==> flow/design.v <==
module SR16(
    input                   clk,
    input                   rst_n,
    input [11:0]             in_r,  
    input [11:0]             in_i,  
    output [11:0]            out_r, 
    output [11:0]            out_i  
);
                    parameter LENGTH = 16;
    integer i;
    reg [11:0] r_bus [LENGTH-1:0];
    reg [11:0] i_bus [LENGTH-1:0];
    assign out_r = r_bus[0];
    assign out_i = i_bus[0];
    always@ (posedge clk or negedge rst_n) begin
        if(!rst_n) begin
            for(i = 0; i < LENGTH; i = i+1) begin
                r_bus[i] <= 0;
                i_bus[i] <= 0;
            end
        end
        else begin
            r_bus[LENGTH-1] <= in_r;
            i_bus[LENGTH-1] <= in_i;
            for(i = 0; i < (LENGTH-1); i = i+1) begin
                r_bus[i] <= r_bus[i+1];
                i_bus[i] <= i_bus[i+1];
            end
        end
    end
endmodule
module SR8(
    input                   clk,
    input                   rst_n,
    input [14:0]            in_r,
    input [14:0]            in_i,
    output [14:0]           out_r,
    output [14:0]           out_i
);
                    parameter LENGTH = 8;
    integer i;
    reg [14:0] r_bus [LENGTH-1:0];
    reg [14:0] i_bus [LENGTH-1:0];
    assign out_r = r_bus[0];
    assign out_i = i_bus[0];
    always@ (posedge clk or negedge rst_n) begin
        if(!rst_n) begin
            for(i = 0; i < LENGTH; i = i+1) begin
                r_bus[i] <= 0;
                i_bus[i] <= 0;
            end
        end
        else begin
            r_bus[LENGTH-1] <= in_r;
            i_bus[LENGTH-1] <= in_i;
            for(i = 0; i < (LENGTH-1); i = i+1) begin
                r_bus[i] <= r_bus[i+1];
                i_bus[i] <= i_bus[i+1];
            end
        end
    end
endmodule
module SR4(
    input                   clk,
    input                   rst_n,
    input [15:0]            in_r,
    input [15:0]            in_i,
    output [15:0]           out_r,
    output [15:0]           out_i
);
                    parameter LENGTH = 4;
    integer i;
    reg [15:0] r_bus [LENGTH-1:0];
    reg [15:0] i_bus [LENGTH-1:0];
    assign out_r = r_bus[0];
    assign out_i = i_bus[0];
    always@ (posedge clk or negedge rst_n) begin
        if(!rst_n) begin
            for(i = 0; i < LENGTH; i = i+1) begin
                r_bus[i] <= 0;
                i_bus[i] <= 0;
            end
        end
        else begin
            r_bus[LENGTH-1] <= in_r;
            i_bus[LENGTH-1] <= in_i;
            for(i = 0; i < (LENGTH-1); i = i+1) begin
                r_bus[i] <= r_bus[i+1];
                i_bus[i] <= i_bus[i+1];
            end
        end
    end
endmodule
module SR2(
    input                   clk,
    input                   rst_n,
    input [16:0]            in_r,
    input [16:0]            in_i,
    output [16:0]           out_r,
    output [16:0]           out_i
);
                    parameter LENGTH = 2;
    integer i;
    reg [16:0] r_bus [LENGTH-1:0];
    reg [16:0] i_bus [LENGTH-1:0];
    assign out_r = r_bus[0];
    assign out_i = i_bus[0];
    always@ (posedge clk or negedge rst_n) begin
        if(!rst_n) begin
            for(i = 0; i < LENGTH; i = i+1) begin
                r_bus[i] <= 0;
                i_bus[i] <= 0;
            end
        end
        else begin
            r_bus[LENGTH-1] <= in_r;
            i_bus[LENGTH-1] <= in_i;
            for(i = 0; i < (LENGTH-1); i = i+1) begin
                r_bus[i] <= r_bus[i+1];
                i_bus[i] <= i_bus[i+1];
            end
        end
    end
endmodule
module SR1(
    input                   clk,
    input                   rst_n,
    input [17:0]            in_r,
    input [17:0]            in_i,
    output [17:0]           out_r,
    output [17:0]           out_i
);
                    parameter LENGTH = 1;
    integer i;
    reg [17:0] r_bus [LENGTH-1:0];
    reg [17:0] i_bus [LENGTH-1:0];
    assign out_r = r_bus[0];
    assign out_i = i_bus[0];
    always@ (posedge clk or negedge rst_n) begin
        if(!rst_n) begin
            for(i = 0; i < LENGTH; i = i+1) begin
                r_bus[i] <= 0;
                i_bus[i] <= 0;
            end
        end
        else begin
            r_bus[LENGTH-1] <= in_r;
            i_bus[LENGTH-1] <= in_i;
            for(i = 0; i < (LENGTH-1); i = i+1) begin
                r_bus[i] <= r_bus[i+1];
                i_bus[i] <= i_bus[i+1];
            end
        end
    end
endmodule
module CTRL16(
    input                       clk,
    input                       rst_n,
    input                       valid_i,
    input signed [10:0]          data_in_r,  
    input signed [10:0]          data_in_i,  
    output reg                  valid_o,         
    output reg [1:0]            state,
    output reg signed [10:0]     data_out_r,  
    output reg signed [10:0]     data_out_i,  
    output reg signed [7:0]     WN_r,
    output reg signed [7:0]     WN_i
);
    parameter IDLE      = 2'b00;
    parameter FIRST     = 2'b01;
    parameter SECOND    = 2'b10;
    parameter WAITING   = 2'b11;
    reg [8:0] count, next_count;
    reg [1:0] next_state;
    reg next_valid_o;
    always@(*) begin
        next_count = count;
        next_state = state;
        next_valid_o = valid_o;
        case(state)
            IDLE: begin
                next_count = 0;
                if(valid_i) begin
                    next_state = WAITING;
                    next_count = 1;
                end
            end
            WAITING: begin
                next_count = count + 1;
                if(count == 16) begin
                    next_state = FIRST;
                    next_valid_o = 1;
                end
            end
            FIRST: begin
                next_count = count + 1;
                if(count == 32) begin
                    next_state = SECOND;
                end
            end
            SECOND: begin
                next_count = count + 1;
                if(count == 48) begin
                    if(valid_i) begin
                        next_state = FIRST;
                        next_count = 17;
                    end
                    else begin
                        next_state = IDLE;
                        next_count = 0;
                        next_valid_o = 0;
                    end
                end
            end
        endcase
    end
    always@(*) begin
        case(count)
            33: begin
                WN_r = 8'b01000000;
                WN_i = 8'b00000000;
            end
            34: begin
                WN_r = 8'b00111110;
                WN_i = 8'b11110011;
            end
            35: begin
                WN_r = 8'b00111011;
                WN_i = 8'b11100111;
            end
            36: begin
                WN_r = 8'b00110101;
                WN_i = 8'b11011100;
            end
            37: begin
                WN_r = 8'b00101101;
                WN_i = 8'b11010010;
            end
            38: begin
                WN_r = 8'b00100011;
                WN_i = 8'b11001010;
            end
            39: begin
                WN_r = 8'b00011000;
                WN_i = 8'b11000100;
            end
            40: begin
                WN_r = 8'b00001100;
                WN_i = 8'b11000001;
            end
            41: begin
                WN_r = 8'b00000000;
                WN_i = 8'b11000000;
            end
            42: begin
                WN_r = 8'b11110011;
                WN_i = 8'b11000001;
            end
            43: begin
                WN_r = 8'b11100111;
                WN_i = 8'b11000100;
            end
            44: begin
                WN_r = 8'b11011100;
                WN_i = 8'b11001010;
            end
            45: begin
                WN_r = 8'b11010010;
                WN_i = 8'b11010010;
            end
            46: begin
                WN_r = 8'b11001010;
                WN_i = 8'b11011100;
            end
            47: begin
                WN_r = 8'b11000100;
                WN_i = 8'b11100111;
            end
            48: begin
                WN_r = 8'b11000001;
                WN_i = 8'b11110011;
            end
            default: begin
                WN_r = 8'b00000000;
                WN_i = 8'b00000000;
            end
        endcase
    end
    always@(posedge clk or negedge rst_n) begin
        if(!rst_n) begin
            state <= IDLE;
            count <= 0;
            data_out_r <= 0;
            data_out_i <= 0;
            valid_o <= 0;
        end
        else begin
            state <= next_state;
            count <= next_count;
            data_out_r <= data_in_r;
            data_out_i <= data_in_i;
            valid_o <= next_valid_o;
        end
    end
endmodule
module CTRL8(
    input                       clk,
    input                       rst_n,
    input                       valid_i,
    input signed [13:0]         data_in_r,
    input signed [13:0]         data_in_i,
    output reg                  valid_o,         
    output reg [1:0]            state,
    output reg signed [13:0]    data_out_r,
    output reg signed [13:0]    data_out_i,
    output reg signed [7:0]     WN_r,
    output reg signed [7:0]     WN_i
);
    parameter IDLE      = 2'b00;
    parameter FIRST     = 2'b01;
    parameter SECOND    = 2'b10;
    parameter WAITING   = 2'b11;
    reg [8:0] count, next_count;
    reg [1:0] next_state;
    reg next_valid_o;
    always@(*) begin
        next_count = count;
        next_state = state;
        next_valid_o = valid_o;
        case(state)
            IDLE: begin
                next_count = 0;
                if(valid_i) begin
                    next_state = WAITING;
                    next_count = 1;
                end
            end
            WAITING: begin
                next_count = count + 1;
                if(count == 8) begin
                    next_state = FIRST;
                    next_valid_o = 1;
                end
            end
            FIRST: begin
                next_count = count + 1;
                if(count == 16) begin
                    next_state = SECOND;
                end
            end
            SECOND: begin
                next_count = count + 1;
                if(count == 24) begin
                    if(valid_i) begin
                        next_state = FIRST;
                        next_count = 9;
                    end
                    else begin
                        next_state = IDLE;
                        next_count = 0;
                        next_valid_o = 0;
                    end
                end
            end
        endcase
    end
    always@(*) begin
        case(count)
            17: begin
                WN_r = 8'b01000000;
                WN_i = 8'b00000000;
            end
            18: begin
                WN_r = 8'b00111011;
                WN_i = 8'b11100111;
            end
            19: begin
                WN_r = 8'b00101101;
                WN_i = 8'b11010010;
            end
            20: begin
                WN_r = 8'b00011000;
                WN_i = 8'b11000100;
            end
            21: begin
                WN_r = 8'b00000000;
                WN_i = 8'b11000000;
            end
            22: begin
                WN_r = 8'b11100111;
                WN_i = 8'b11000100;
            end
            23: begin
                WN_r = 8'b11010010;
                WN_i = 8'b11010010;
            end
            24: begin
                WN_r = 8'b11000100;
                WN_i = 8'b11100111;
            end
            default: begin
                WN_r = 8'b00000000;
                WN_i = 8'b00000000;
            end
        endcase
    end
    always@(posedge clk or negedge rst_n) begin
        if(!rst_n) begin
            state <= IDLE;
            count <= 0;
            data_out_r <= 0;
            data_out_i <= 0;
            valid_o <= 0;
        end
        else begin
            state <= next_state;
            count <= next_count;
            data_out_r <= data_in_r;
            data_out_i <= data_in_i;
            valid_o <= next_valid_o;
        end
    end
endmodule
module CTRL4(
    input                       clk,
    input                       rst_n,
    input                       valid_i,
    input signed [14:0]         data_in_r,
    input signed [14:0]         data_in_i,
    output reg                  valid_o,         
    output reg [1:0]            state,
    output reg signed [14:0]    data_out_r,
    output reg signed [14:0]    data_out_i,
    output reg [7:0]            WN_r,
    output reg [7:0]            WN_i
);
    parameter IDLE      = 2'b00;
    parameter FIRST     = 2'b01;
    parameter SECOND    = 2'b10;
    parameter WAITING   = 2'b11;
    parameter ZERO      = 2'b00;
    parameter ONE       = 2'b01;
    parameter TWO       = 2'b10;
    parameter THREE     = 2'b11;
    reg [8:0] count, next_count;
    reg [1:0] next_state;
    reg next_valid_o;
    always@(*) begin
        next_count = count;
        next_state = state;
        next_valid_o = valid_o;
        case(state)
            IDLE: begin
                next_count = 0;
                if(valid_i) begin
                    next_state = WAITING;
                    next_count = 1;
                end
            end
            WAITING: begin
                next_count = count + 1;
                if(count == 4) begin
                    next_state = FIRST;
                    next_valid_o = 1;
                end
            end
            FIRST: begin
                next_count = count + 1;
                if(count == 8) begin
                    next_state = SECOND;
                end
            end
            SECOND: begin
                next_count = count + 1;
                if(count == 12) begin
                    if(valid_i) begin
                        next_state = FIRST;
                        next_count = 5;
                    end
                    else begin
                        next_state = IDLE;
                        next_count = 0;
                        next_valid_o = 0;
                    end
                end
            end
        endcase
    end
    always@(*) begin
        case(count)
            9: begin
                WN_r = 8'b01000000;
                WN_i = 8'b00000000;
            end
            10: begin
                WN_r = 8'b00101101;
                WN_i = 8'b11010010;
            end
            11: begin
                WN_r = 8'b00000000;
                WN_i = 8'b11000000;
            end
            12: begin
                WN_r = 8'b11010010;
                WN_i = 8'b11010010;
            end
            default: begin
                WN_r = 8'b00000000;
                WN_i = 8'b00000000;
            end
        endcase
    end
    always@(posedge clk or negedge rst_n) begin
        if(!rst_n) begin
            state <= IDLE;
            count <= 0;
            data_out_r <= 0;
            data_out_i <= 0;
            valid_o <= 0;
        end
        else begin
            state <= next_state;
            count <= next_count;
            data_out_r <= data_in_r;
            data_out_i <= data_in_i;
            valid_o <= next_valid_o;
        end
    end
endmodule
module CTRL2(
    input                       clk,
    input                       rst_n,
    input                       valid_i,
    input signed [15:0]         data_in_r,
    input signed [15:0]         data_in_i,
    output reg                  valid_o,         
    output reg [1:0]            state,
    output reg signed [15:0]    data_out_r,
    output reg signed [15:0]    data_out_i,
    output reg [1:0]            WN
);
    parameter IDLE      = 2'b00;
    parameter FIRST     = 2'b01;
    parameter SECOND    = 2'b10;
    parameter WAITING   = 2'b11;
    parameter ZERO      = 2'b00;
    parameter ONE       = 2'b01;
    parameter TWO       = 2'b10;
    parameter THREE     = 2'b11;
    reg [8:0] count, next_count;
    reg [1:0] next_state;
    reg next_valid_o;
    always@(*) begin
        next_count = count;
        next_state = state;
        next_valid_o = valid_o;
        case(state)
            IDLE: begin
                next_count = 0;
                if(valid_i) begin
                    next_state = WAITING;
                    next_count = 1;
                end
            end
            WAITING: begin
                next_count = count + 1;
                if(count == 2) begin
                    next_state = FIRST;
                    next_valid_o = 1;
                end
            end
            FIRST: begin
                next_count = count + 1;
                if(count == 4) begin
                    next_state = SECOND;
                end
            end
            SECOND: begin
                next_count = count + 1;
                if(count == 6) begin
                    if(valid_i) begin
                        next_state = FIRST;
                        next_count = 3;
                    end
                    else begin
                        next_state = IDLE;
                        next_count = 0;
                        next_valid_o = 0;
                    end
                end
            end
        endcase
    end
    always@(*) begin
        case(count)
            5:      WN = ZERO;  
            6:      WN = ONE;   
            default: WN = ZERO;
        endcase
    end
    always@(posedge clk or negedge rst_n) begin
        if(!rst_n) begin
            state <= IDLE;
            count <= 0;
            data_out_r <= 0;
            data_out_i <= 0;
            valid_o <= 0;
        end
        else begin
            state <= next_state;
            count <= next_count;
            data_out_r <= data_in_r;
            data_out_i <= data_in_i;
            valid_o <= next_valid_o;
        end
    end
endmodule
module CTRL1(
    input                       clk,
    input                       rst_n,
    input                       valid_i,
    input signed [16:0]         data_in_r,
    input signed [16:0]         data_in_i,
    output reg                  valid_o,         
    output reg [1:0]            state,
    output reg signed [16:0]    data_out_r,
    output reg signed [16:0]    data_out_i
);
    parameter IDLE      = 2'b00;
    parameter FIRST     = 2'b01;
    parameter SECOND    = 2'b10;
    parameter WAITING   = 2'b11;
    reg [8:0] count, next_count;
    reg [1:0] next_state;
    reg next_valid_o;
    always@(*) begin
        next_count = count;
        next_state = state;
        next_valid_o = valid_o;
        case(state)
            IDLE: begin
                next_count = 0;
                if(valid_i) begin
                    next_state = WAITING;
                    next_count = 1;
                end
            end
            WAITING: begin
                next_count = count + 1;
                if(count == 1) begin
                    next_state = FIRST;
                    next_valid_o = 1;
                end
            end
            FIRST: begin
                next_count = count + 1;
                if(count == 2) begin
                    next_state = SECOND;
                end
            end
            SECOND: begin
                next_count = count + 1;
                if(count == 3) begin
                    if(valid_i) begin
                        next_state = FIRST;
                        next_count = 2;
                    end
                    else begin
                        next_state = IDLE;
                        next_count = 0;
                        next_valid_o = 0;
                    end
                end
            end
        endcase
    end
    always@(posedge clk or negedge rst_n) begin
        if(!rst_n) begin
            state <= IDLE;
            count <= 0;
            data_out_r <= 0;
            data_out_i <= 0;
            valid_o <= 0;
        end
        else begin
            state <= next_state;
            count <= next_count;
            data_out_r <= data_in_r;
            data_out_i <= data_in_i;
            valid_o <= next_valid_o;
        end
    end
endmodule
module BUTTERFLY_R2_1(
    input [1:0]                 state,
    input signed [10:0]          A_r,
    input signed [10:0]          A_i,
    input signed [11:0]          B_r,
    input signed [11:0]          B_i,
    input signed [7:0]          WN_r,
    input signed [7:0]          WN_i,
    output reg signed [13:0]    out_r,
    output reg signed [13:0]    out_i,
    output reg signed [11:0]     SR_r,
    output reg signed [11:0]     SR_i
);
    parameter IDLE      = 2'b00;
    parameter FIRST     = 2'b01;
    parameter SECOND    = 2'b10;
    parameter WAITING   = 2'b11;
    wire signed [19:0] mul13, mul24, mul14, mul23;
    wire signed [20:0] tempA, tempB;
    wire signed [11:0] A_ext_r, A_ext_i;
    wire signed [12:0] ApB_r, ApB_i;
    wire signed [12:0] AmB_r, AmB_i;
    assign A_ext_r = {A_r[10], A_r};
    assign A_ext_i = {A_i[10], A_i};
    assign ApB_r = A_ext_r + B_r;
    assign ApB_i = A_ext_i + B_i;
    assign AmB_r = B_r - A_ext_r;
    assign AmB_i = B_i - A_ext_i;
    assign mul13 = B_r * WN_r;
    assign mul24 = B_i * WN_i;
    assign mul14 = B_r * WN_i;
    assign mul23 = B_i * WN_r;
    assign tempA = mul13 - mul24;
    assign tempB = mul14 + mul23;
    always@(*) begin
        case(state)          
            IDLE: begin
                out_r = 0;
                out_i = 0;
                SR_r = 0;
                SR_i = 0;
            end
            WAITING: begin
                out_r = 0;
                out_i = 0;
                SR_r = A_ext_r;
                SR_i = A_ext_i;
            end
            FIRST: begin
                out_r = {ApB_r[12:0], 1'b0};
                out_i = {ApB_i[12:0], 1'b0};
                SR_r = AmB_r[11:0];  
                SR_i = AmB_i[11:0];
            end
            SECOND: begin
                out_r = {tempA[18:5]};
                out_i = {tempB[18:5]};
                SR_r = A_ext_r;
                SR_i = A_ext_i;
            end
            default: begin
                out_r = 0;
                out_i = 0;
                SR_r = 0;
                SR_i = 0;
            end
        endcase
    end
endmodule
module BUTTERFLY_R2_2(
    input [1:0]                 state,
    input signed [13:0]         A_r,
    input signed [13:0]         A_i,
    input signed [14:0]         B_r,
    input signed [14:0]         B_i,
    input signed [7:0]          WN_r,
    input signed [7:0]          WN_i,
    output reg signed [14:0]    out_r,
    output reg signed [14:0]    out_i,
    output reg signed [14:0]    SR_r,
    output reg signed [14:0]    SR_i
);
    parameter IDLE      = 2'b00;
    parameter FIRST     = 2'b01;
    parameter SECOND    = 2'b10;
    parameter WAITING   = 2'b11;
    wire signed [22:0] mul13, mul24, mul14, mul23;
    wire signed [23:0] tempA, tempB;
    assign mul13 = B_r * WN_r;
    assign mul24 = B_i * WN_i;
    assign mul14 = B_r * WN_i;
    assign mul23 = B_i * WN_r;
    assign tempA = mul13 - mul24;
    assign tempB = mul14 + mul23;
    always@(*) begin
        case(state)          
            IDLE: begin
                out_r = 0;
                out_i = 0;
                SR_r = 0;
                SR_i = 0;
            end
            WAITING: begin
                out_r = 0;
                out_i = 0;
                SR_r = {A_r[13], A_r};
                SR_i = {A_i[13], A_i};
            end
            FIRST: begin
                out_r = $signed({A_r[13], A_r}) + B_r;
                out_i = $signed({A_i[13], A_i}) + B_i;
                SR_r = B_r - $signed({A_r[13], A_r});  
                SR_i = B_i - $signed({A_i[13], A_i});
            end
            SECOND: begin
                out_r = tempA[20:6];
                out_i = tempB[20:6];
                SR_r = {A_r[13], A_r};
                SR_i = {A_i[13], A_i};
            end
            default: begin
                out_r = 0;
                out_i = 0;
                SR_r = 0;
                SR_i = 0;
            end
        endcase
    end
endmodule
module BUTTERFLY_R2_3(
    input [1:0]                 state,
    input signed [14:0]         A_r,
    input signed [14:0]         A_i,
    input signed [15:0]         B_r,
    input signed [15:0]         B_i,
    input signed [7:0]          WN_r,
    input signed [7:0]          WN_i,
    output reg signed [15:0]    out_r,
    output reg signed [15:0]    out_i,
    output reg signed [15:0]    SR_r,
    output reg signed [15:0]    SR_i
);
    parameter IDLE      = 2'b00;
    parameter FIRST     = 2'b01;
    parameter SECOND    = 2'b10;
    parameter WAITING   = 2'b11;
    parameter ZERO      = 2'b00;
    parameter ONE       = 2'b01;
    parameter TWO       = 2'b10;
    parameter THREE     = 2'b11;
    wire signed [23:0] mul13, mul24, mul14, mul23;
    wire signed [24:0] tempA, tempB;
    assign mul13 = B_r * WN_r;
    assign mul24 = B_i * WN_i;
    assign mul14 = B_r * WN_i;
    assign mul23 = B_i * WN_r;
    assign tempA = mul13 - mul24;
    assign tempB = mul14 + mul23;
    always@(*) begin
        case(state)          
            IDLE: begin
                out_r = 0;
                out_i = 0;
                SR_r = 0;
                SR_i = 0;
            end
            WAITING: begin
                out_r = 0;
                out_i = 0;
                SR_r = {A_r[14], A_r};
                SR_i = {A_i[14], A_i};
            end
            FIRST: begin
                out_r = $signed({A_r[14], A_r}) + B_r;
                out_i = $signed({A_i[14], A_i}) + B_i;
                SR_r = B_r - $signed({A_r[14], A_r});  
                SR_i = B_i - $signed({A_i[14], A_i});
            end
            SECOND: begin
                out_r = tempA[21:6];
                out_i = tempB[21:6];
                SR_r = {A_r[14], A_r};
                SR_i = {A_i[14], A_i};
            end
            default: begin
                out_r = 0;
                out_i = 0;
                SR_r = 0;
                SR_i = 0;
            end
        endcase
    end
endmodule
module BUTTERFLY_R2_4(
    input [1:0]                 state,
    input signed [15:0]         A_r,
    input signed [15:0]         A_i,
    input signed [16:0]         B_r,
    input signed [16:0]         B_i,
    input [1:0]                 WN,
    output reg signed [16:0]    out_r,
    output reg signed [16:0]    out_i,
    output reg signed [16:0]    SR_r,
    output reg signed [16:0]    SR_i
);
    parameter IDLE      = 2'b00;
    parameter FIRST     = 2'b01;
    parameter SECOND    = 2'b10;
    parameter WAITING   = 2'b11;
    parameter ZERO      = 2'b00;
    parameter ONE       = 2'b01;
    parameter TWO       = 2'b10;
    parameter THREE     = 2'b11;
    wire [16:0] B_r_neg;
    assign B_r_neg = ~B_r + 1;
    always@(*) begin
        case(state)          
            IDLE: begin
                out_r = 0;
                out_i = 0;
                SR_r = 0;
                SR_i = 0;
            end
            WAITING: begin
                out_r = 0;
                out_i = 0;
                SR_r = {A_r[15], A_r};
                SR_i = {A_i[15], A_i};
            end
            FIRST: begin
                out_r = $signed({A_r[15], A_r}) + B_r;
                out_i = $signed({A_i[15], A_i}) + B_i;
                SR_r = B_r - $signed({A_r[15], A_r});  
                SR_i = B_i - $signed({A_i[15], A_i});
            end
            SECOND: begin
                case(WN)
                    ZERO: begin
                        out_r = B_r;
                        out_i = B_i;
                    end
                    ONE: begin
                        out_r = B_i;
                        out_i = B_r_neg;
                    end
                    default: begin
                        out_r = B_r;
                        out_i = B_i;
                    end
                endcase
                SR_r = {A_r[15], A_r};
                SR_i = {A_i[15], A_i};
            end
            default: begin
                out_r = 0;
                out_i = 0;
                SR_r = 0;
                SR_i = 0;
            end
        endcase
    end
endmodule
module BUTTERFLY_R2_5(
    input [1:0]                 state,
    input signed [16:0]         A_r,
    input signed [16:0]         A_i,
    input signed [17:0]         B_r,
    input signed [17:0]         B_i,
    output reg signed [16:0]    out_r,
    output reg signed [16:0]    out_i,
    output reg signed [17:0]    SR_r,
    output reg signed [17:0]    SR_i
);
    parameter IDLE      = 2'b00;
    parameter FIRST     = 2'b01;
    parameter SECOND    = 2'b10;
    parameter WAITING   = 2'b11;
    always@(*) begin
        case(state)          
            IDLE: begin
                out_r = 0;
                out_i = 0;
                SR_r = 0;
                SR_i = 0;
            end
            WAITING: begin
                out_r = 0;
                out_i = 0;
                SR_r = {A_r[16], A_r};
                SR_i = {A_i[16], A_i};
            end
            FIRST: begin
                out_r = $signed({A_r[16], A_r}) + B_r[17:0];
                out_i = $signed({A_i[16], A_i}) + B_i[17:0];
                SR_r = B_r - $signed({A_r[16], A_r});  
                SR_i = B_i - $signed({A_i[16], A_i});
            end
            SECOND: begin
                out_r = B_r[16:0];
                out_i = B_i[16:0];
                SR_r = {A_r[16], A_r};
                SR_i = {A_i[16], A_i};
            end
            default: begin
                out_r = 0;
                out_i = 0;
                SR_r = 0;
                SR_i = 0;
            end
        endcase
    end
endmodule
module STAGE1(
    input                   clk,
    input                   rst_n,
    input                   valid_i,
    input signed [10:0]      data_in_r,
    input signed [10:0]      data_in_i,
    output                  valid_o,
    output signed [13:0]    data_out_r,
    output signed [13:0]    data_out_i
);
    reg  [10:0] data_in_r_r, data_in_i_r;
    reg  valid_i_r;
    wire [1:0] state_bus;
    wire [7:0] WN_r_bus, WN_i_bus;
    wire [11:0] SR_r_bus, SR_i_bus;
    wire [11:0] FB_r_bus, FB_i_bus;
    wire [10:0] data_r_bus, data_i_bus;
    CTRL16 Control_unit(
        .clk(clk),
        .rst_n(rst_n),
        .valid_i(valid_i_r),
        .data_in_r(data_in_r_r),
        .data_in_i(data_in_i_r),
        .valid_o(valid_o),
        .state(state_bus),
        .data_out_r(data_r_bus),
        .data_out_i(data_i_bus),
        .WN_r(WN_r_bus),
        .WN_i(WN_i_bus)
    );
    SR16 shiftregister(
        .clk(clk),
        .rst_n(rst_n),
        .in_r(SR_r_bus),
        .in_i(SR_i_bus),
        .out_r(FB_r_bus),
        .out_i(FB_i_bus)
    );
    BUTTERFLY_R2_1 butterfly(
        .state(state_bus),
        .A_r(data_r_bus),
        .A_i(data_i_bus),
        .B_r(FB_r_bus),
        .B_i(FB_i_bus),
        .WN_r(WN_r_bus),
        .WN_i(WN_i_bus),
        .out_r(data_out_r),
        .out_i(data_out_i),
        .SR_r(SR_r_bus),
        .SR_i(SR_i_bus)
    );
    always@(posedge clk or negedge rst_n) begin
        if(!rst_n) begin
            data_in_r_r <= 0;
            data_in_i_r <= 0;
            valid_i_r <= 0;
        end
        else begin
            data_in_r_r <= data_in_r;
            data_in_i_r <= data_in_i;
            valid_i_r <= valid_i;
        end
    end
endmodule
module STAGE2(
    input                   clk,
    input                   rst_n,
    input                   valid_i,
    input signed [13:0]     data_in_r,
    input signed [13:0]     data_in_i,
    output                  valid_o,
    output signed [14:0]    data_out_r,
    output signed [14:0]    data_out_i
);
    reg  [13:0] data_in_r_r, data_in_i_r;
    reg  valid_i_r;
    wire [1:0] state_bus;
    wire [7:0] WN_r_bus, WN_i_bus;
    wire [14:0] SR_r_bus, SR_i_bus;
    wire [14:0] FB_r_bus, FB_i_bus;
    wire [13:0] data_r_bus, data_i_bus;
    CTRL8 Control_unit(
        .clk(clk),
        .rst_n(rst_n),
        .valid_i(valid_i_r),
        .data_in_r(data_in_r_r),
        .data_in_i(data_in_i_r),
        .valid_o(valid_o),
        .state(state_bus),
        .data_out_r(data_r_bus),
        .data_out_i(data_i_bus),
        .WN_r(WN_r_bus),
        .WN_i(WN_i_bus)
    );
    SR8 shiftregister(
        .clk(clk),
        .rst_n(rst_n),
        .in_r(SR_r_bus),
        .in_i(SR_i_bus),
        .out_r(FB_r_bus),
        .out_i(FB_i_bus)
    );
    BUTTERFLY_R2_2 butterfly(
        .state(state_bus),
        .A_r(data_r_bus),
        .A_i(data_i_bus),
        .B_r(FB_r_bus),
        .B_i(FB_i_bus),
        .WN_r(WN_r_bus),
        .WN_i(WN_i_bus),
        .out_r(data_out_r),
        .out_i(data_out_i),
        .SR_r(SR_r_bus),
        .SR_i(SR_i_bus)
    );
    always@(posedge clk or negedge rst_n) begin
        if(!rst_n) begin
            data_in_r_r <= 0;
            data_in_i_r <= 0;
            valid_i_r <= 0;
        end
        else begin
            data_in_r_r <= data_in_r;
            data_in_i_r <= data_in_i;
            valid_i_r <= valid_i;
        end
    end
endmodule
module STAGE3(
    input                   clk,
    input                   rst_n,
    input                   valid_i,
    input signed [14:0]     data_in_r,
    input signed [14:0]     data_in_i,
    output                  valid_o,
    output signed [15:0]    data_out_r,
    output signed [15:0]    data_out_i
);
    reg  [14:0] data_in_r_r, data_in_i_r;
    reg  valid_i_r;
    wire [1:0] state_bus;
    wire [7:0] WN_r_bus, WN_i_bus;
    wire [15:0] SR_r_bus, SR_i_bus;
    wire [15:0] FB_r_bus, FB_i_bus;
    wire [14:0] data_r_bus, data_i_bus;
    CTRL4 Control_unit(
        .clk(clk),
        .rst_n(rst_n),
        .valid_i(valid_i_r),
        .data_in_r(data_in_r_r),
        .data_in_i(data_in_i_r),
        .valid_o(valid_o),
        .state(state_bus),
        .data_out_r(data_r_bus),
        .data_out_i(data_i_bus),
        .WN_r(WN_r_bus),
        .WN_i(WN_i_bus)
    );
    SR4 shiftregister(
        .clk(clk),
        .rst_n(rst_n),
        .in_r(SR_r_bus),
        .in_i(SR_i_bus),
        .out_r(FB_r_bus),
        .out_i(FB_i_bus)
    );
    BUTTERFLY_R2_3 butterfly(
        .state(state_bus),
        .A_r(data_r_bus),
        .A_i(data_i_bus),
        .B_r(FB_r_bus),
        .B_i(FB_i_bus),
        .WN_r(WN_r_bus),
        .WN_i(WN_i_bus),
        .out_r(data_out_r),
        .out_i(data_out_i),
        .SR_r(SR_r_bus),
        .SR_i(SR_i_bus)
    );
    always@(posedge clk or negedge rst_n) begin
        if(!rst_n) begin
            data_in_r_r <= 0;
            data_in_i_r <= 0;
            valid_i_r <= 0;
        end
        else begin
            data_in_r_r <= data_in_r;
            data_in_i_r <= data_in_i;
            valid_i_r <= valid_i;
        end
    end
endmodule
module STAGE4(
    input                   clk,
    input                   rst_n,
    input                   valid_i,
    input signed [15:0]     data_in_r,
    input signed [15:0]     data_in_i,
    output                  valid_o,
    output signed [16:0]    data_out_r,
    output signed [16:0]    data_out_i
);
    reg  [15:0] data_in_r_r, data_in_i_r;
    reg  valid_i_r;
    wire [1:0] state_bus;
    wire [1:0] WN;
    wire [16:0] SR_r_bus, SR_i_bus;
    wire [16:0] FB_r_bus, FB_i_bus;
    wire [15:0] data_r_bus, data_i_bus;
    CTRL2 Control_unit(
        .clk(clk),
        .rst_n(rst_n),
        .valid_i(valid_i_r),
        .data_in_r(data_in_r_r),
        .data_in_i(data_in_i_r),
        .valid_o(valid_o),
        .state(state_bus),
        .data_out_r(data_r_bus),
        .data_out_i(data_i_bus),
        .WN(WN)
    );
    SR2 shiftregister(
        .clk(clk),
        .rst_n(rst_n),
        .in_r(SR_r_bus),
        .in_i(SR_i_bus),
        .out_r(FB_r_bus),
        .out_i(FB_i_bus)
    );
    BUTTERFLY_R2_4 butterfly(
        .state(state_bus),
        .A_r(data_r_bus),
        .A_i(data_i_bus),
        .B_r(FB_r_bus),
        .B_i(FB_i_bus),
        .WN(WN),
        .out_r(data_out_r),
        .out_i(data_out_i),
        .SR_r(SR_r_bus),
        .SR_i(SR_i_bus)
    );
    always@(posedge clk or negedge rst_n) begin
        if(!rst_n) begin
            data_in_r_r <= 0;
            data_in_i_r <= 0;
            valid_i_r <= 0;
        end
        else begin
            data_in_r_r <= data_in_r;
            data_in_i_r <= data_in_i;
            valid_i_r <= valid_i;
        end
    end
endmodule
module STAGE5(
    input                   clk,
    input                   rst_n,
    input                   valid_i,
    input signed [16:0]     data_in_r,
    input signed [16:0]     data_in_i,
    output                  valid_o,
    output signed [16:0]    data_out_r,
    output signed [16:0]    data_out_i
);
    reg  [16:0] data_in_r_r, data_in_i_r;
    reg  valid_i_r;
    wire [1:0] state_bus;
    wire [17:0] SR_r_bus, SR_i_bus;
    wire [17:0] FB_r_bus, FB_i_bus;
    wire [16:0] data_r_bus, data_i_bus;
    CTRL1 Control_unit(
        .clk(clk),
        .rst_n(rst_n),
        .valid_i(valid_i_r),
        .data_in_r(data_in_r_r),
        .data_in_i(data_in_i_r),
        .valid_o(valid_o),
        .state(state_bus),
        .data_out_r(data_r_bus),
        .data_out_i(data_i_bus)
    );
    SR1 shiftregister(
        .clk(clk),
        .rst_n(rst_n),
        .in_r(SR_r_bus),
        .in_i(SR_i_bus),
        .out_r(FB_r_bus),
        .out_i(FB_i_bus)
    );
    BUTTERFLY_R2_5 butterfly(
        .state(state_bus),
        .A_r(data_r_bus),
        .A_i(data_i_bus),
        .B_r(FB_r_bus),
        .B_i(FB_i_bus),
        .out_r(data_out_r),
        .out_i(data_out_i),
        .SR_r(SR_r_bus),
        .SR_i(SR_i_bus)
    );
    always@(posedge clk or negedge rst_n) begin
        if(!rst_n) begin
            data_in_r_r <= 0;
            data_in_i_r <= 0;
            valid_i_r <= 0;
        end
        else begin
            data_in_r_r <= data_in_r;
            data_in_i_r <= data_in_i;
            valid_i_r <= valid_i;
        end
    end
endmodule
module SORTING(
    clk,
    rst_n,
    start_sorting,
    out_r,
    out_i,
    answer,
    seq
);
input                 clk, rst_n, start_sorting;
input  [16:0]         out_r;
input  [16:0]         out_i;
output [16:0]         answer;
output reg            seq;
integer i, j;
reg [8:0] count, next_count;
reg next_finish;
reg [16:0] answer_moved;
reg start, next_start;
reg [16:0] result[0:63];
reg [16:0] next_result_r[0:31];
reg [16:0] next_result_i[0:31];
assign answer = answer_moved;
always@(*) begin
    next_count = count;
    next_finish = seq;
    next_start = start;
    if(start_sorting || start) begin
        next_count = count + 1; 
        next_start = 1;
    end
    case(count)
        32: answer_moved = result[0];
        33: answer_moved = result[1];
        34: answer_moved = result[2];
        35: answer_moved = result[3];
        36: answer_moved = result[4];
        37: answer_moved = result[5];
        38: answer_moved = result[6];
        39: answer_moved = result[7];
        40: answer_moved = result[8];
        41: answer_moved = result[9];
        42: answer_moved = result[10];
        43: answer_moved = result[11];
        44: answer_moved = result[12];
        45: answer_moved = result[13];
        46: answer_moved = result[14];
        47: answer_moved = result[15];
        48: answer_moved = result[16];
        49: answer_moved = result[17];
        50: answer_moved = result[18];
        51: answer_moved = result[19];
        52: answer_moved = result[20];
        53: answer_moved = result[21];
        54: answer_moved = result[22];
        55: answer_moved = result[23];
        56: answer_moved = result[24];
        57: answer_moved = result[25];
        58: answer_moved = result[26];
        59: answer_moved = result[27];
        60: answer_moved = result[28];
        61: answer_moved = result[29];
        62: answer_moved = result[30];
        63: answer_moved = result[31];
        64: answer_moved = result[32];
        65: answer_moved = result[33];
        66: answer_moved = result[34];
        67: answer_moved = result[35];
        68: answer_moved = result[36];
        69: answer_moved = result[37];
        70: answer_moved = result[38];
        71: answer_moved = result[39];
        72: answer_moved = result[40];
        73: answer_moved = result[41];
        74: answer_moved = result[42];
        75: answer_moved = result[43];
        76: answer_moved = result[44];
        77: answer_moved = result[45];
        78: answer_moved = result[46];
        79: answer_moved = result[47];
        80: answer_moved = result[48];
        81: answer_moved = result[49];
        82: answer_moved = result[50];
        83: answer_moved = result[51];
        84: answer_moved = result[52];
        85: answer_moved = result[53];
        86: answer_moved = result[54];
        87: answer_moved = result[55];
        88: answer_moved = result[56];
        89: answer_moved = result[57];
        90: answer_moved = result[58];
        91: answer_moved = result[59];
        92: answer_moved = result[60];
        93: answer_moved = result[61];
        94: answer_moved = result[62];
        95: answer_moved = result[63];
        default: begin
            answer_moved = 0;
        end    
    endcase
    if(count == 31) next_finish = 1;
    if(count == 95) begin
        next_finish = 0;
        next_start = 0;
        next_count = 0;
    end
end
always@(*) begin
    for (i = 0; i < 32; i = i+1) begin
        next_result_r[i] = result[i];
        next_result_i[i] = result[i+32];
    end
    case(count)
        0 : begin
            if(start_sorting) begin
                next_result_r[0] = out_r;
                next_result_i[0] = out_i;
            end
        end
        1 : begin
            next_result_r[16] = out_r;
            next_result_i[16] = out_i;
        end
        2 : begin
            next_result_r[8] = out_r;
            next_result_i[8] = out_i;
        end
        3 : begin
            next_result_r[24] = out_r;
            next_result_i[24] = out_i;
        end
        4 : begin
            next_result_r[4] = out_r;
            next_result_i[4] = out_i;
        end
        5 : begin
            next_result_r[20] = out_r;
            next_result_i[20] = out_i;
        end
        6 : begin
            next_result_r[12] = out_r;
            next_result_i[12] = out_i;
        end
        7 : begin
            next_result_r[28] = out_r;
            next_result_i[28] = out_i;
        end
        8 : begin
            next_result_r[2] = out_r;
            next_result_i[2] = out_i;
        end
        9 : begin
            next_result_r[18] = out_r;
            next_result_i[18] = out_i;
        end
        10 : begin
            next_result_r[10] = out_r;
            next_result_i[10] = out_i;
        end
        11 : begin
            next_result_r[26] = out_r;
            next_result_i[26] = out_i;
        end
        12 : begin
            next_result_r[6] = out_r;
            next_result_i[6] = out_i;
        end
        13 : begin
            next_result_r[22] = out_r;
            next_result_i[22] = out_i;
        end
        14 : begin
            next_result_r[14] = out_r;
            next_result_i[14] = out_i;
        end
        15 : begin
            next_result_r[30] = out_r;
            next_result_i[30] = out_i;
        end
        16 : begin
            next_result_r[1] = out_r;
            next_result_i[1] = out_i;
        end
        17 : begin
            next_result_r[17] = out_r;
            next_result_i[17] = out_i;
        end
        18 : begin
            next_result_r[9] = out_r;
            next_result_i[9] = out_i;
        end
        19 : begin
            next_result_r[25] = out_r;
            next_result_i[25] = out_i;
        end
        20 : begin
            next_result_r[5] = out_r;
            next_result_i[5] = out_i;
        end
        21 : begin
            next_result_r[21] = out_r;
            next_result_i[21] = out_i;
        end
        22 : begin
            next_result_r[13] = out_r;
            next_result_i[13] = out_i;
        end
        23 : begin
            next_result_r[29] = out_r;
            next_result_i[29] = out_i;
        end
        24 : begin
            next_result_r[3] = out_r;
            next_result_i[3] = out_i;
        end
        25 : begin
            next_result_r[19] = out_r;
            next_result_i[19] = out_i;
        end
        26 : begin
            next_result_r[11] = out_r;
            next_result_i[11] = out_i;
        end
        27 : begin
            next_result_r[27] = out_r;
            next_result_i[27] = out_i;
        end
        28 : begin
            next_result_r[7] = out_r;
            next_result_i[7] = out_i;
        end
        29 : begin
            next_result_r[23] = out_r;
            next_result_i[23] = out_i;
        end
        30 : begin
            next_result_r[15] = out_r;
            next_result_i[15] = out_i;
        end
        31 : begin
            next_result_r[31] = out_r;
            next_result_i[31] = out_i;
        end
        default: begin
            for (i = 0; i < 32; i = i+1) begin
                next_result_r[i] = result[i];
                next_result_i[i] = result[i+32];
            end
        end
    endcase
end
always@(posedge clk or negedge rst_n) begin
    if(!rst_n)begin
        count <= 0;
        seq <= 0;
        start <= 0;
        for (i = 0; i < 32; i = i+1) begin
            result[i] <= 0;
            result[i+32] <= 0;
        end
    end
    else begin
        count <= next_count;
        seq <= next_finish;
        start <= next_start;
        for (i = 0; i < 32; i = i+1) begin
            result[i] <= next_result_r[i];
            result[i+32] <= next_result_i[i];
        end
    end
end
endmodule
module FFT(
    input                   clk,
    input                   rst_n,
    input                   valid_i,
    input signed [10:0]      x_r,
    output                  finish,
    output signed [16:0]    answer
);
    wire [0:3] valid_o_bus;
    wire [13:0] data_r_bus_1, data_i_bus_1;
    wire [14:0] data_r_bus_2, data_i_bus_2;
    wire [15:0] data_r_bus_3, data_i_bus_3;
    wire [16:0] data_r_bus_4, data_i_bus_4;
    wire [16:0] X_r, X_i;
    wire         done;
    STAGE1 stg1(
        .clk(clk),
        .rst_n(rst_n),
        .valid_i(valid_i),
        .data_in_r(x_r),
        .data_in_i(11'd0),
        .valid_o(valid_o_bus[0]),
        .data_out_r(data_r_bus_1),
        .data_out_i(data_i_bus_1)
    );
    STAGE2 stg2(
        .clk(clk),
        .rst_n(rst_n),
        .valid_i(valid_o_bus[0]),
        .data_in_r(data_r_bus_1),
        .data_in_i(data_i_bus_1),
        .valid_o(valid_o_bus[1]),
        .data_out_r(data_r_bus_2),
        .data_out_i(data_i_bus_2)
    );
    STAGE3 stg3(
        .clk(clk),
        .rst_n(rst_n),
        .valid_i(valid_o_bus[1]),
        .data_in_r(data_r_bus_2),
        .data_in_i(data_i_bus_2),
        .valid_o(valid_o_bus[2]),
        .data_out_r(data_r_bus_3),
        .data_out_i(data_i_bus_3)
    );
    STAGE4 stg4(
        .clk(clk),
        .rst_n(rst_n),
        .valid_i(valid_o_bus[2]),
        .data_in_r(data_r_bus_3),
        .data_in_i(data_i_bus_3),
        .valid_o(valid_o_bus[3]),
        .data_out_r(data_r_bus_4),
        .data_out_i(data_i_bus_4)
    );
    STAGE5 stg5(
        .clk(clk),
        .rst_n(rst_n),
        .valid_i(valid_o_bus[3]),
        .data_in_r(data_r_bus_4),
        .data_in_i(data_i_bus_4),
        .valid_o(done),
        .data_out_r(X_r),
        .data_out_i(X_i)
    );
    SORTING sort(
        .clk(clk),
        .rst_n(rst_n),
        .start_sorting(done),
        .out_r(X_r),
        .out_i(X_i),
        .answer(answer),
        .seq(finish)
);
endmodule
## Tool chain data of FFT

What the tools print for FFT, step after step.
Lines are those of the file above, counted from 1.
The mark - stands for no value.

- Design top: FFT
- Clock input: clk
- Standard-cell library: sky130hd
- Timing corner: tt_025C_1v80

## After elaboration

Yosys after proc, flatten, opt, wreduce and memory -nomap, before mapping. Print and check cells are not counted.
Memory sizes are those after Yosys's memory passes, which may raise the word count (mostly to a power of two), join words into wider ones and drop unused or constant bits.

- Register bits after elaboration: 2290
- Memory bits (read-only): 1504
- Memories: 2
- Output and inout port bits: 18

Memories:

| name | depth | width | rd ports | write ports | line | text |
|---|---|---|---|---|---|---|
| (no name shown) | 64 | 16 | 1 | 0 | 218 | `case(count)` |
| (no name shown) | 32 | 15 | 1 | 0 | 368 | `case(count)` |

- $add $sub $neg: 31
- Multipliers: 12
- Equal/unequal tests: 154
- Mux-type cells: 104
- Bitwise operators: 6
- Reduce/logical cells: 44

Operators by type and width:

| operator | count |
|---|---|
| case mux 17 bit (select 64 bit) | 1 |
| multiplier 16 x 8 -> 22 bit | 4 |
| multiplier 15 x 8 -> 21 bit | 4 |
| multiplier 12 x 8 -> 19 bit | 4 |
| equality test 9 x 6 -> 1 bit with constant B | 34 |
| case mux 17 bit (select 3 bit) | 6 |
| equality test 9 x 7 -> 1 bit with constant B | 32 |
| case mux 16 bit (select 3 bit) | 4 |
| case mux 15 bit (select 3 bit) | 4 |
| equality test 9 x 5 -> 1 bit with constant B | 19 |
| case mux 9 bit (select 3 bit) | 5 |
| equality test 9 x 4 -> 1 bit with constant B | 14 |
| case mux 18 bit (select 3 bit) | 2 |
| case mux 14 bit (select 3 bit) | 2 |
| equality test 9 x 3 -> 1 bit with constant B | 7 |
| two-way mux 9 bit | 7 |
| adder 9 x 1 -> 9 bit with constant B | 6 |
| equality test 9 x 2 -> 1 bit with constant B | 5 |
| two-way mux 2 bit | 22 |
| OR reduction 2 bit | 21 |
| inequality test 2 bit with constant B | 20 |
| AND reduction 4 bit | 10 |
| case mux 2 bit (select 4 bit) | 5 |
| subtractor 18 x 17 -> 18 bit | 2 |
| case mux 12 bit (select 3 bit) | 1 |
| adder 16 x 17 -> 17 bit | 2 |
| subtractor 17 x 16 -> 17 bit | 2 |
| adder 17 bit | 2 |

Not listed: further kinds 37, cells in them 104.

## Longest topological paths

Depth = most cells in a row (Yosys ltp): at word level without a register or memory, in the mapped netlist without a sequential cell, where the memories' decode and read muxes count.

- Depth in word-level cells: 6
- ABC_AREA: 0
- Gate-level depth with buffers: 31
- Depth with buffers taken out: 30

## Mapped cells and area

Source: synth_stat.txt of the flow (Yosys; design flattened, memories mapped). It holds for the ABC_AREA given above (unset counts as 0); a run with the other value may have another netlist.

Cell types:

| cell | count | total area (um^2) |
|---|---|---|
| sky130_fd_sc_hd__dfrtp_1 | 2293 | 5.74E+04 |
| sky130_fd_sc_hd__fa_1 | 1065 | 2.13E+04 |
| sky130_fd_sc_hd__ha_1 | 723 | 9.05E+03 |
| sky130_fd_sc_hd__nand2_1 | 1764 | 6621.35 |
| sky130_fd_sc_hd__o21ai_0 | 1258 | 6.3E+03 |
| sky130_fd_sc_hd__inv_1 | 1649 | 6.19E+03 |
| sky130_fd_sc_hd__xnor2_1 | 318 | 2.79E+03 |
| sky130_fd_sc_hd__and2_1 | 428 | 2.68E+03 |
| sky130_fd_sc_hd__clkbuf_1 | 680 | 2.55E+03 |
| sky130_fd_sc_hd__nor2_1 | 594 | 2.23E+03 |
| sky130_fd_sc_hd__a22oi_1 | 282 | 2117.03 |
| sky130_fd_sc_hd__a21oi_1 | 320 | 1.6E+03 |
| sky130_fd_sc_hd__a22o_1 | 139 | 1.22E+03 |
| sky130_fd_sc_hd__a221oi_1 | 136 | 1.19E+03 |
| sky130_fd_sc_hd__xor2_1 | 125 | 1094.8 |
| sky130_fd_sc_hd__o31ai_1 | 80 | 600.576 |
| sky130_fd_sc_hd__nor3_1 | 118 | 590.566 |
| sky130_fd_sc_hd__nand4_1 | 91 | 569.296 |

Other cell types: 69; their cells: 1007.

- Cell count: 13070
- Mapped area: 133276.6 um^2
- Area of sequential cells: 57511.4 um^2
- Flip-flops: 2298

The figures by module come from a second, unflattened synthesis with its own total; it is not the netlist above.

- Cells (unflattened synthesis): 13020
- Area (unflattened synthesis): 145203.0 um^2

Each row is one instance without its submodules.

By module:

| module | times used | cells | area (um^2) |
|---|---|---|---|
| SORTING | 1 | 3490 | 47862.2 |
| BUTTERFLY_R2_3 | 1 | 2374 | 20095.5 |
| BUTTERFLY_R2_2 | 1 | 2265 | 19119.6 |
| BUTTERFLY_R2_1 | 1 | 1887 | 16060.4 |
| SR16 | 1 | 384 | 9609.2 |
| SR8 | 1 | 240 | 6005.8 |
| BUTTERFLY_R2_4 | 1 | 719 | 4712.0 |
| BUTTERFLY_R2_5 | 1 | 663 | 4294.1 |
| SR4 | 1 | 128 | 3203.1 |
| SR2 | 1 | 68 | 1701.6 |
| CTRL8 | 1 | 134 | 1650.3 |
| CTRL16 | 1 | 157 | 1612.8 |
| CTRL1 | 1 | 106 | 1567.8 |
| CTRL4 | 1 | 121 | 1562.7 |

Modules not listed: 8.

## Path before layout

Source: OpenSTA report_checks on the synthesized netlist (no wires, ideal clock, input and output delay 20% of the period each), path of least setup slack; recovery checks are left aside. Register names are those of the netlist, which keeps one name where synthesis merged equal registers.

- Path kind: register to register
- From: register stg2.Control_unit.count[5]
- To: register stg3.data_in_i_r[14]
- Period: 10.0 ns
- Setup time: 0.121 ns
- Time at the first pin: 0.000 ns
- Arrival: 7.451 ns
- Data required time: 9.879 ns
- Setup slack: 2.428 ns
- Path delay: 7.572 ns
- Stages: 24
- Path buffers: 3
- Period reached after synthesis: 7.572 ns

"path delay" is the arrival time less input delay plus setup time.
"stages" counts driving pins, that of a launching flip-flop among them; a cell with two outputs on the path counts twice.
"period reached after synthesis" is the clock period less the worst setup slack; recovery checks do not enter. This is arithmetic on one report: input and output delays are still those of the set period (20% each).
The rows between start and end are the longest chain of elaborated cells between them; the timing report does not say that the signal goes this way. Where chains are equally long, one stands for them.
Each line given opens the expression or statement behind the cell; cells for indexed reads and writes are added by Yosys, which also makes memories of some case tables.

- Cell sequence: sky130_fd_sc_hd__dfrtp_1 sky130_fd_sc_hd__or4_4 sky130_fd_sc_hd__or2_2 sky130_fd_sc_hd__clkbuf_1 sky130_fd_sc_hd__a21oi_1 sky130_fd_sc_hd__clkbuf_1 sky130_fd_sc_hd__clkbuf_1 sky130_fd_sc_hd__nand2_1 sky130_fd_sc_hd__fa_1 sky130_fd_sc_hd__fa_1 sky130_fd_sc_hd__inv_1 sky130_fd_sc_hd__fa_1 sky130_fd_sc_hd__fa_1 sky130_fd_sc_hd__fa_1 sky130_fd_sc_hd__fa_1 sky130_fd_sc_hd__ha_1 sky130_fd_sc_hd__a21o_1 sky130_fd_sc_hd__a21oi_1 sky130_fd_sc_hd__nor4b_1 sky130_fd_sc_hd__o32ai_2 sky130_fd_sc_hd__o41a_2 sky130_fd_sc_hd__a311o_2 sky130_fd_sc_hd__xnor2_1 sky130_fd_sc_hd__a22o_1
- Cells in the longest elaborated chain: 5
- Elaborated cells on any way between the ends: 6
- Those cells by class: 1 x add/sub; 2 x mul; 2 x mux; 1 x reduce/logical

RTL lines, path after synthesis:

| item | line | text |
|---|---|---|
| start, declared | 323 | `reg [8:0] count, next_count;` |
| start, assigned | 410 | `count <= 0;` |
| start, assigned | 417 | `count <= next_count;` |
| logical NOT 4 bit | 368 | `case(count)` |
| two-way mux 16 bit | 368 |  |
| multiplier 15 x 8 -> 21 bit | 784 | `assign mul14 = B_r * WN_i;` |
| adder 21 bit | 787 | `assign tempB = mul14 + mul23;` |
| case mux 15 bit (select 3 bit) | 789 | `case(state)` |
| end, assigned | 1188 | `data_in_i_r <= 0;` |
| end, assigned | 1193 | `data_in_i_r <= data_in_i;` |
| end, declared | 1144 | `reg  [14:0] data_in_r_r, data_in_i_r;` |

## Path in the finished layout

From the final timing report of stored run 1: the path of least setup slack in the routed layout; clock arrival at registers is part of the times.

- Path kind: register to register
- From: register stg3.Control_unit.count[7]
- To: register stg4.data_in_i_r[11]
- Period: 6.62 ns
- Setup time: 0.05 ns
- Time at the first pin: 0.89 ns
- Arrival: 7.96 ns
- Data required time: 7.46 ns
- Setup slack: -0.50 ns
- Stages: 28
- Path buffers: 5

The rows between start and end are the longest chain of elaborated cells between them; the timing report does not say that the signal goes this way. Where chains are equally long, one stands for them.

- Cell sequence: sky130_fd_sc_hd__dfrtp_1 sky130_fd_sc_hd__nor4_4 sky130_fd_sc_hd__nand3b_1 sky130_fd_sc_hd__nor3_4 sky130_fd_sc_hd__buf_6 sky130_fd_sc_hd__buf_12 sky130_fd_sc_hd__nand2_2 sky130_fd_sc_hd__fa_1 sky130_fd_sc_hd__inv_2 sky130_fd_sc_hd__fa_1 sky130_fd_sc_hd__fa_1 sky130_fd_sc_hd__fa_2 sky130_fd_sc_hd__fa_1 sky130_fd_sc_hd__fa_1 sky130_fd_sc_hd__ha_4 sky130_fd_sc_hd__a21o_1 sky130_fd_sc_hd__a221oi_2 sky130_fd_sc_hd__o31a_1 sky130_fd_sc_hd__o21a_1 sky130_fd_sc_hd__buf_4 sky130_fd_sc_hd__a21oi_4 sky130_fd_sc_hd__o21ai_2 sky130_fd_sc_hd__nand2b_1 sky130_fd_sc_hd__a21o_1 sky130_fd_sc_hd__xnor2_1 sky130_fd_sc_hd__buf_4 sky130_fd_sc_hd__o22ai_1 sky130_fd_sc_hd__buf_4
- Cells in the longest elaborated chain: 6
- Elaborated cells on any way between the ends: 11
- Those cells by class: 1 x add/sub; 2 x mul; 4 x eq/ne; 3 x mux; 1 x reduce/logical

RTL lines, path after layout:

| item | line | text |
|---|---|---|
| start, declared | 445 | `reg [8:0] count, next_count;` |
| start, assigned | 516 | `count <= 0;` |
| start, assigned | 523 | `count <= next_count;` |
| equality test 9 x 4 -> 1 bit | 490 | `case(count)` |
| OR reduction 2 bit | - |  |
| case mux 8 bit (select 2 bit) | 490 |  |
| multiplier 16 x 8 -> 22 bit | 848 | `assign mul14 = B_r * WN_i;` |
| adder 22 bit | 851 | `assign tempB = mul14 + mul23;` |
| case mux 16 bit (select 3 bit) | 853 | `case(state)` |
| end, assigned | 1250 | `data_in_i_r <= 0;` |
| end, assigned | 1255 | `data_in_i_r <= data_in_i;` |
| end, declared | 1208 | `reg  [15:0] data_in_r_r, data_in_i_r;` |

Some nets on the timed path still bear RTL names; the line given drives or declares the net.

Nets with RTL names, path after layout:

| signal | line |
|---|---|
| data_i_bus_3[11] | 853 |

Memo
Re: implementation data of FFT

Design FFT on sky130hd. What follows are 6 stored runs of the flow, each under its own settings; their order means nothing. The constraints put input and output delay at 20% of the set period each and load the outputs with 0.01 pF.
"period reached" means the clock period less the worst setup slack. The figure is calculated, with input and output delays left at 20% of the set period.
"time on the worst setup path": the worst setup path's part of the clock period (all of it between registers, 20% less for each end at a port) less its slack. A launch clock that arrives late makes it longer, a capture clock that arrives late makes it shorter.
"total power after layout" is the tool's figure for a default switching activity; nothing was simulated.
A setting shown as - is not set for that run.
Among the results, - means that no value is shown for the run.

| name | stored run 1 | stored run 2 | stored run 3 | stored run 4 | stored run 5 | stored run 6 |
|---|---|---|---|---|---|---|
| CORE_MARGIN | 4 | 4 | 2 | 2 | 2 | 2 |
| CTS_CLUSTER_DIAMETER | 249 | 97 | - | - | - | 110 |
| CTS_CLUSTER_SIZE | 82 | - | 99 | - | - | - |
| GPL_ROUTABILITY_DRIVEN | 0 | - | - | - | - | 0 |
| MAX_ROUTING_LAYER | met4 | met4 | met4 | - | - | - |
| SETUP_SLACK_MARGIN | 0.62 | - | 0.94 | 0.99 | - | 0.11 |
| SLEW_MARGIN | 5 | 5 | 20 | 20 | 20 | 40 |
| TNS_END_PERCENT | 40 | 40 | 10 | - | - | - |
| period_ns | 6.62 | 12.8 | 12.6 | 8.83 | 4.88 | 5.0 |
| CAP_MARGIN | 20 | 20 | 20 | 20 | 20 | 0 |
| CORE_UTILIZATION | 40 | 40 | 16 | 40 | 40 | 42 |
| CELL_PAD_IN_SITES_DETAIL_PLACEMENT | - | - | 1 | - | - | - |
| GPL_TIMING_DRIVEN | - | - | 0 | - | - | 0 |
| HOLD_SLACK_MARGIN | - | - | -0.03 | - | - | - |
| MIN_ROUTING_LAYER | - | - | met1 | - | - | met2 |
| PLACE_DENSITY_LB_ADDON | - | - | 0.02 | - | - | 0.03 |
| ABC_AREA | - | - | - | - | - | 1 |
| CELL_PAD_IN_SITES_GLOBAL_PLACEMENT | - | - | - | - | - | 2 |
| sum of negative setup slack (ns) | -12.885 | 0.000 | 0.000 | 0.000 | -150.308 | - |
| total power after layout (mW) | 19.672 | 14.965 | 16.932 | 21.460 | 39.050 | - |
| utilization after layout (%) | 45.3 | 44.6 | 19.9 | 44.7 | 49.4 | - |
| final worst hold slack (ns) | 0.236 | 0.170 | 0.171 | 0.198 | 0.250 | - |
| lowest setup slack (ns) | -0.503 | 3.421 | 1.601 | 0.948 | -2.215 | - |
| die size (um^2) | 342488.0 | 342488.0 | 840293.0 | 337823.0 | 337823.0 | - |
| standard-cell area after layout (um^2) | 150106.0 | 147553.0 | 165145.0 | 147981.0 | 163422.0 | - |
| period reached (ns) | 7.123 | 9.379 | 10.999 | 7.882 | 7.095 | - |
| time on the worst setup path (ns) | 7.12 | 9.38 | 11.00 | 6.12 | 7.10 | - |
| worst path kind | register to register | register to register | register to register | register to output | register to register | - |
| post-synthesis cell area (um^2) | 133276.6 | 133276.6 | 133276.6 | 133276.6 | 133276.6 | - |

Stored run 6: no results, routing failed with GRT-0116
